==> flow/design.v <==
module uart_tx #(
    parameter BAUD_DIV = 434
) (
    input logic clk,
    input logic rst_n,
    input logic tx_start,
    input logic [7:0] data_in,
    output logic tx_busy,
    output logic tx
);
    logic [9:0] tx_shift;   
    logic [3:0] bit_count;
    logic [11:0] baud_counter;
    logic tx_active;
    always_ff @(posedge clk or negedge rst_n) begin
        if (!rst_n) begin
            tx_active <= 0;
            baud_counter <= 0;
            tx_busy <= 0;
            tx <= 1;   
        end else begin
            if (tx_start && !tx_active) begin
                tx_active <= 1;
                tx_shift <= {1'b1, data_in, 1'b0};   
                baud_counter <= BAUD_DIV;
                bit_count <= 0;
                tx_busy <= 1;
            end else if (tx_active) begin
                if (baud_counter == 0) begin
                    baud_counter <= BAUD_DIV;
                    tx <= tx_shift[0];   
                    tx_shift <= {1'b1, tx_shift[9:1]};   
                    bit_count <= bit_count + 1;
                    if (bit_count == 9) begin   
                        tx_active <= 0;
                        tx_busy <= 0;
                    end
                end else begin
                    baud_counter <= baud_counter - 1;
                end
            end
        end
    end
endmodule
module uart_rx #(
    parameter BAUD_DIV = 434   
) (
    input logic clk,
    input logic rst_n,
    input logic rx,
    output logic [7:0] data_out,
    output logic data_valid,
	 	output logic [7:0] leds
);
    logic [11:0] baud_counter;
    logic [3:0] bit_count;
    logic [7:0] rx_shift;
    logic rx_active;
    always_ff @(posedge clk or negedge rst_n) begin
        if (!rst_n) begin
            baud_counter <= 0;
            bit_count <= 0;
            rx_active <= 0;
            data_valid <= 0;
            rx_shift <= 8'b0;   
        end else begin
            if (!rx_active && !rx) begin
                rx_active <= 1;
                baud_counter <= BAUD_DIV / 2;
                bit_count <= 0;
                rx_shift <= 8'b0;   
            end else if (rx_active) begin
                if (baud_counter == 0) begin
                    baud_counter <= BAUD_DIV;
                    if (bit_count < 9) begin
                        rx_shift <= {rx, rx_shift[7:1]};   
                        bit_count <= bit_count + 1;
                    end else begin
                        rx_active <= 0;
                        data_out <= rx_shift;  
								leds <= rx_shift;
                        data_valid <= 1;
                    end
                end else begin
                    baud_counter <= baud_counter - 1;
                end
            end else begin
                data_valid <= 0;
            end
        end
    end
endmodule
module uart_edge_detection (
    input logic clk,           
    input logic rst_n,         
    input logic uart_rx,       
    output logic uart_tx,      
    output logic led_rx,       
    output logic led_tx,       
    output logic data_ready    
);
    parameter CLOCK_FREQ = 50000000;    
    parameter BAUD_RATE  = 115200;
    parameter BAUD_DIV   = CLOCK_FREQ / BAUD_RATE;
    parameter THRESHOLD  = 4;           
    logic [7:0] rx_data;
    logic rx_done;
    logic [7:0] processed_data;
    logic tx_start;
    logic tx_busy;
    logic [7:0] image_data [0:63];     
    logic [7:0] conv_result [0:35];    
    logic [5:0] rx_counter;            
    logic [5:0] tx_counter;            
    typedef enum logic [1:0] {IDLE, RECEIVE, PROCESS, SEND} state_t;
    state_t state, next_state;
    uart_rx #(
        .BAUD_DIV(BAUD_DIV)
    ) uart_receiver (
        .clk(clk),
        .rst_n(rst_n),
        .rx(uart_rx),
        .data_out(rx_data),
        .data_valid(rx_done)
    );
    uart_tx #(
        .BAUD_DIV(BAUD_DIV)
    ) uart_transmitter (
        .clk(clk),
        .rst_n(rst_n),
        .tx_start(tx_start),
        .data_in(processed_data),
        .tx_busy(tx_busy),
        .tx(uart_tx)
    );
    always_ff @(posedge clk or negedge rst_n) begin
        if (!rst_n)
            state <= IDLE;
        else
            state <= next_state;
    end
    always_comb begin
        case (state)
            IDLE:      next_state = (rx_done) ? RECEIVE : IDLE;
            RECEIVE:   next_state = (rx_counter == 6'd63 && rx_done) ? PROCESS : RECEIVE;
            PROCESS:   next_state = SEND;
            SEND:      next_state = (tx_counter == 6'd36 && !tx_busy) ? IDLE : SEND;
            default:   next_state = IDLE;
        endcase
    end
    always_ff @(posedge clk or negedge rst_n) begin
        if (!rst_n) begin
            rx_counter <= 6'd0;
        end else if ((state == IDLE || state == RECEIVE) && rx_done) begin
            image_data[rx_counter] <= rx_data;
            rx_counter <= rx_counter + 1;
        end else if (state == IDLE) begin
            rx_counter <= 6'd0;
        end
    end
    integer i, j, k, l;
    reg [3:0] sum;
    always_ff @(posedge clk or negedge rst_n) begin
        if (!rst_n) begin
            for (i = 0; i < 36; i = i + 1)
                conv_result[i] <= 8'd0;
        end else if (state == PROCESS) begin
            for (i = 0; i < 6; i = i + 1) begin
                for (j = 0; j < 6; j = j + 1) begin
                    sum = 0;
                    for (k = 0; k < 3; k = k + 1) begin
                        for (l = 0; l < 3; l = l + 1) begin
                            sum = sum + image_data[(i + k) * 8 + (j + l)][0];
                        end
                    end
                    conv_result[i * 6 + j] <= (sum >= THRESHOLD) ? 8'b1 : 8'b0;
                end
            end
        end
    end
    always_ff @(posedge clk or negedge rst_n) begin
        if (!rst_n) begin
            tx_counter <= 6'd0;
            tx_start <= 1'b0;
            processed_data <= 8'd0;
        end else if (state == SEND) begin
            if (!tx_busy && !tx_start) begin
                tx_start <= 1'b1;
                processed_data <= conv_result[tx_counter];
                tx_counter <= tx_counter + 1;
            end else if (tx_start && tx_busy) begin
                tx_start <= 1'b0;
            end
        end else begin
            tx_counter <= 6'd0;
            tx_start <= 1'b0;
        end
    end
    always_ff @(posedge clk or negedge rst_n) begin
        if (!rst_n) begin
            led_rx <= 1'b0;
            led_tx <= 1'b0;
            data_ready <= 1'b0;
        end else begin
            led_rx <= (state == RECEIVE) ? rx_done : 1'b0;
            led_tx <= (state == SEND) ? ~tx_busy : 1'b0;
            data_ready <= (state == SEND);  
        end
    end
endmodule
* Tool chain data of uart_edge_detection
Module uart_edge_detection before and after one edit of its RTL, step after step. "original" refers to lines of the RTL above, "edited" to lines of the edited file. "difference" is "edited" less "original", of the values as shown; "relative change" is that difference over "original", in percent. The mark -- stands for no value.
Inputs: top uart_edge_detection, clock port clk, library sky130hd, corner tt_025C_1v80

* Diff
The edit as a unified diff against the file above. A script made this edit. It changes what the design does and was not meant as an optimisation.
begin of diff
@@ -96,8 +96,10 @@
     input logic uart_rx,       
     output logic uart_tx,      
-    output logic led_rx,       
+    output logic led_rx_pad,       
     output logic led_tx,       
     output logic data_ready    
 );
+    logic led_rx;
+    always_ff @(posedge clk) led_rx_pad <= led_rx;
     parameter CLOCK_FREQ = 50000000;    
     parameter BAUD_RATE  = 115200;
end of diff

* Word-level counts
Counts by Yosys on the flattened word-level netlist (proc, flatten, opt, wreduce). Print and check cells are left out. Cells with the same type and inputs are merged into one.
Storage and ports:
- elaborated cells | original 743, edited 744, difference +1, relative change +0.13%
- register bits | original 434, edited 435, difference +1, relative change +0.23%
Cells by class:
- add/subtract/negate cells | original 294, edited 294, difference 0, relative change 0.00%
- reduce/logical cells | original 96, edited 96, difference 0, relative change 0.00%
- mux-type cells | original 84, edited 84, difference 0, relative change 0.00%
- magnitude comparators | original 37, edited 37, difference 0, relative change 0.00%
- bitwise gates (word level) | original 4, edited 4, difference 0, relative change 0.00%
- equality and inequality tests | original 107, edited 107, difference 0, relative change 0.00%
Operator kinds equal on both sides are left out: 41.

* Depth
Yosys ltp: most cells in a row. Word level: on the elaborated netlist, between registers, memories and ports. Mapped: between sequential cells and ports; inverters and the memories' decode and read muxes count.
Depth:
- word-level depth | original 10, edited 10, difference 0, relative change 0.00%
- ABC_AREA | original 0, edited 0
- mapped depth | original 9, edited 9, difference 0, relative change 0.00%

* After synthesis
Yosys stat after the flow's synthesis: flattened, memories mapped to cells. It holds for the ABC_AREA given above (unset counts as 0); a run with the other value may have another netlist.
Cells by type:
- sky130_fd_sc_hd__nand2_1 | original 70, edited 44, difference -26, relative change -37.14%
- sky130_fd_sc_hd__o21ai_1 | original 1, edited 14, difference +13, relative change +1300.00%
- sky130_fd_sc_hd__a32o_1 | original 1, edited 11, difference +10, relative change +1000.00%
- sky130_fd_sc_hd__buf_2 | original 1, edited 11, difference +10, relative change +1000.00%
- sky130_fd_sc_hd__clkbuf_1 | original 26, edited 17, difference -9, relative change -34.62%
- sky130_fd_sc_hd__a21oi_1 | original 53, edited 59, difference +6, relative change +11.32%
- sky130_fd_sc_hd__nor2_1 | original 140, edited 145, difference +5, relative change +3.57%
- sky130_fd_sc_hd__o21ai_0 | original 28, edited 23, difference -5, relative change -17.86%
- sky130_fd_sc_hd__o31ai_1 | original 2, edited 7, difference +5, relative change +250.00%
- sky130_fd_sc_hd__nor2b_1 | original 13, edited 9, difference -4, relative change -30.77%
- sky130_fd_sc_hd__a22o_1 | original 9, edited 5, difference -4, relative change -44.44%
- sky130_fd_sc_hd__o22ai_1 | original 1, edited 5, difference +4, relative change +400.00%
- sky130_fd_sc_hd__a21o_1 | original 40, edited 37, difference -3, relative change -7.50%
- sky130_fd_sc_hd__and2_1 | original 14, edited 11, difference -3, relative change -21.43%
- sky130_fd_sc_hd__buf_1 | original 7, edited 4, difference -3, relative change -42.86%
- sky130_fd_sc_hd__nor3b_1 | original 4, edited 1, difference -3, relative change -75.00%
- sky130_fd_sc_hd__nor4_1 | original 3, edited 6, difference +3, relative change +100.00%
- sky130_fd_sc_hd__mux2_1 | original 0, edited 3, difference +3
Cell types equal on both sides are left out: 15. Not every row of either side is listed.
Mapped netlist:
- mapped cells | original 1220, edited 1201, difference -19, relative change -1.56%
- synthesis area (um^2) | original 12634.6, edited 12535.8, difference -98.8, relative change -0.78%
- flip-flop cells | original 176, edited 177, difference +1, relative change +0.57%
- area of sequential cells (um^2) | original 4797.1, edited 4817.1, difference +20.0, relative change +0.42%
- buffers | original 36, edited 33, difference -3, relative change -8.33%
The figures by module come from a second, unflattened synthesis with its own total; it is not the netlist above.
Unflattened totals:
- cells (unflattened synthesis) | original 1223, edited 1230, difference +7, relative change +0.57%
- area total of the unflattened synthesis (um^2) | original 12972.4, edited 13093.8, difference +121.4, relative change +0.94%
Rows give one instance, submodules left out.
By module, original:
- uart_edge_detection | cells 956, area 9962.1 um^2, times used 1
- uart_rx (BAUD_DIV=434) | cells 153, area 1670.4 um^2, times used 1
- uart_tx (BAUD_DIV=434) | cells 114, area 1340.0 um^2, times used 1
By module, edited:
- uart_edge_detection | cells 963, area 10083.4 um^2, times used 1
- uart_rx (BAUD_DIV=434) | cells 153, area 1670.4 um^2, times used 1
- uart_tx (BAUD_DIV=434) | cells 114, area 1340.0 um^2, times used 1

* Path before layout
Source: OpenSTA report_checks on the synthesized netlist (no wires, ideal clock, input and output delay 20% of the period each), path of least setup slack; recovery checks are left aside. Register names are those of the netlist, which keeps one name where synthesis merged equal registers.
Path after synthesis:
- kind | original input-to-reg, edited input-to-reg
- start point | original in uart_rx, edited in uart_rx
- end point | original reg uart_receiver.rx_shift[7], edited reg uart_receiver.rx_shift[7]
- library setup time (ns) | original 0.125, edited 0.128, difference +0.003
- time at the first pin (ns) | original 4.000, edited 4.000, difference 0.000, relative change 0.00%
- data required time (ns) | original 19.875, edited 19.872, difference -0.003, relative change -0.02%
- clock period (ns) | original 20.0, edited 20.0, difference 0.0, relative change 0.00%
- delay of the path (ns) | original 0.848, edited 0.881, difference +0.033, relative change +3.89%
- stages | original 3, edited 4, difference +1, relative change +33.33%
- data arrival time (ns) | original 4.723, edited 4.753, difference +0.030, relative change +0.64%
- slack (ns) | original 15.152, edited 15.120, difference -0.032
- synthesis period reached (ns) | original 4.848, edited 4.88, difference +0.032, relative change +0.66%
"delay of the path" = arrival - input delay + setup time. "stages": output pins that drive a net of the path, with the launching flip-flop's if there is one; two outputs of one cell count as two. "synthesis period reached" is the clock period less the worst setup slack; recovery checks do not enter. This is arithmetic on one report: input and output delays are still those of the set period (20% each). The rows between start and end are the longest chain of elaborated cells between them; the timing report does not say that the signal goes this way. Where chains are equally long, one stands for them. Each line given opens the expression or statement behind the cell; cells for indexed reads and writes are added by Yosys, which also makes memories of some case tables. A register here has more assigning lines than the two given.
On the way, after synthesis, original: cells stage by stage sky130_fd_sc_hd__nand2b_1 > sky130_fd_sc_hd__and3_4 > sky130_fd_sc_hd__mux2_2, length of the longest elaborated chain 4, elaborated cells on any way between the ends 10, source lines of those cells 4, those cells by class mux (4); reduce/logical (6)
RTL lines, path after synthesis, original:
- start, declared | RTL line 96 | input logic uart_rx,
- 8-bit two-way mux | RTL line 75 | if (bit_count < 9) begin
- 8-bit two-way mux | RTL line 73 | if (baud_counter == 0) begin
- 8-bit two-way mux | RTL line 72 | end else if (rx_active) begin
- 8-bit two-way mux | RTL line 67 | if (!rx_active && !rx) begin
- end, assigned | RTL line 65 | rx_shift <= 8'b0;
- end, assigned | RTL line 76 | rx_shift <= {rx, rx_shift[7:1]};
- end, declared | RTL line 57 | logic [7:0] rx_shift;
On the way, after synthesis, edited: cells stage by stage sky130_fd_sc_hd__nor2_1 > sky130_fd_sc_hd__a41oi_1 > sky130_fd_sc_hd__buf_2 > sky130_fd_sc_hd__mux2_1, length of the longest elaborated chain 4, elaborated cells on any way between the ends 10, source lines of those cells 4, those cells by class mux (4); reduce/logical (6)
RTL lines, path after synthesis, edited:
- start, declared | RTL line 96 | input logic uart_rx,
- 8-bit two-way mux | RTL line 75 | if (bit_count < 9) begin
- 8-bit two-way mux | RTL line 73 | if (baud_counter == 0) begin
- 8-bit two-way mux | RTL line 72 | end else if (rx_active) begin
- 8-bit two-way mux | RTL line 67 | if (!rx_active && !rx) begin
- end, assigned | RTL line 65 | rx_shift <= 8'b0;
- end, assigned | RTL line 76 | rx_shift <= {rx, rx_shift[7:1]};
- end, declared | RTL line 57 | logic [7:0] rx_shift;

* Timing after layout
From the final timing report of the runs of set A: the path of least setup slack in the routed layout; clock arrival at registers is part of the times.
Path after layout:
- kind | original input-to-reg, edited input-to-reg
- start point | original in rst_n, edited in rst_n
- end point | original reg uart_transmitter.tx_shift[3], edited reg image_data[33]
- stages | original 3, edited 4, difference +1, relative change +33.33%
- library setup time (ns) | original 0.36, edited 0.30, difference -0.06
- data arrival time (ns) | original 5.77, edited 6.23, difference +0.46, relative change +7.97%
- time at the first pin (ns) | original 4.00, edited 4.00, difference 0.00, relative change 0.00%
- clock period (ns) | original 20.0, edited 20.0, difference 0.0, relative change 0.00%
- slack (ns) | original 14.30, edited 13.91, difference -0.39
- data required time (ns) | original 20.07, edited 20.14, difference +0.07, relative change +0.35%
The rows between start and end are the longest chain of elaborated cells between them; the timing report does not say that the signal goes this way. Where chains are equally long, one stands for them.
On the way, after layout, original: cells stage by stage sky130_fd_sc_hd__buf_4 > sky130_fd_sc_hd__buf_4 > sky130_fd_sc_hd__and2_1, length of the longest elaborated chain 1, elaborated cells on any way between the ends 1, source lines of those cells 0, those cells by class reduce/logical (1)
RTL lines, path after layout, original:
- start, declared | RTL line 95 | input logic rst_n,
- 3-bit AND reduction
- end, assigned | RTL line 24 | tx_shift <= {1'b1, data_in, 1'b0};
- end, assigned | RTL line 32 | tx_shift <= {1'b1, tx_shift[9:1]};
- end, declared | RTL line 11 | logic [9:0] tx_shift;
On the way, after layout, edited: cells stage by stage sky130_fd_sc_hd__buf_4 > sky130_fd_sc_hd__buf_4 > sky130_fd_sc_hd__nand4_1 > sky130_fd_sc_hd__nor2_1, length of the longest elaborated chain 1, elaborated cells on any way between the ends 1, source lines of those cells 0, those cells by class reduce/logical (1)
RTL lines, path after layout, edited:
- start, declared | RTL line 95 | input logic rst_n,
- 3-bit AND reduction
- end, assigned | RTL line 157 | image_data[rx_counter] <= rx_data;

* Layout results
Both versions went through the flow (Yosys, OpenROAD) with the same settings in each pair. Constraints: input delay and output delay 20% of the set period each, output load 0.01 pF.
Flow settings, set A: CORE_UTILIZATION 40, period_ns 20.0, CAP_MARGIN 20, CORE_MARGIN 2, SLEW_MARGIN 20
Final reports, set A:
- netlist area reported by Yosys (um^2) | original 12634.6, edited 12535.8, difference -98.8, relative change -0.78%
- die outline area (um^2) | original 33024.0, edited 32771.9, difference -252.1, relative change -0.76%
- worst setup slack after layout (ns) | original 14.298, edited 13.913, difference -0.385
- total design power (µW) | original 787.7, edited 755.5, difference -32.2, relative change -4.09%
- worst hold slack in the final report (ns) | original 0.460, edited 0.402, difference -0.058
- utilization (%) | original 43.7, edited 44.1, difference +0.4
Flow settings, set B: ABC_AREA 0, CAP_MARGIN 30, CELL_PAD_IN_SITES_GLOBAL_PLACEMENT 3, CORE_MARGIN 8, CORE_UTILIZATION 35, CTS_CLUSTER_SIZE 55, GPL_ROUTABILITY_DRIVEN 0, MIN_ROUTING_LAYER met2, PLACE_DENSITY 0.47, SETUP_SLACK_MARGIN -0.17, SLEW_MARGIN 0, period_ns 4.46
Final reports, set B:
- netlist area reported by Yosys (um^2) | original 12634.6, edited 12535.8, difference -98.8, relative change -0.78%
- die outline area (um^2) | original 42433.9, edited 42127.6, difference -306.3, relative change -0.72%
- worst setup slack after layout (ns) | original 0.860, edited 0.964, difference +0.104
- total design power (µW) | original 3552, edited 3410, difference -142, relative change -4.00%
- utilization (%) | original 38.7, edited 38.7, difference 0.0
"total design power": no workload was simulated; the value follows from the tool's default switching activity.
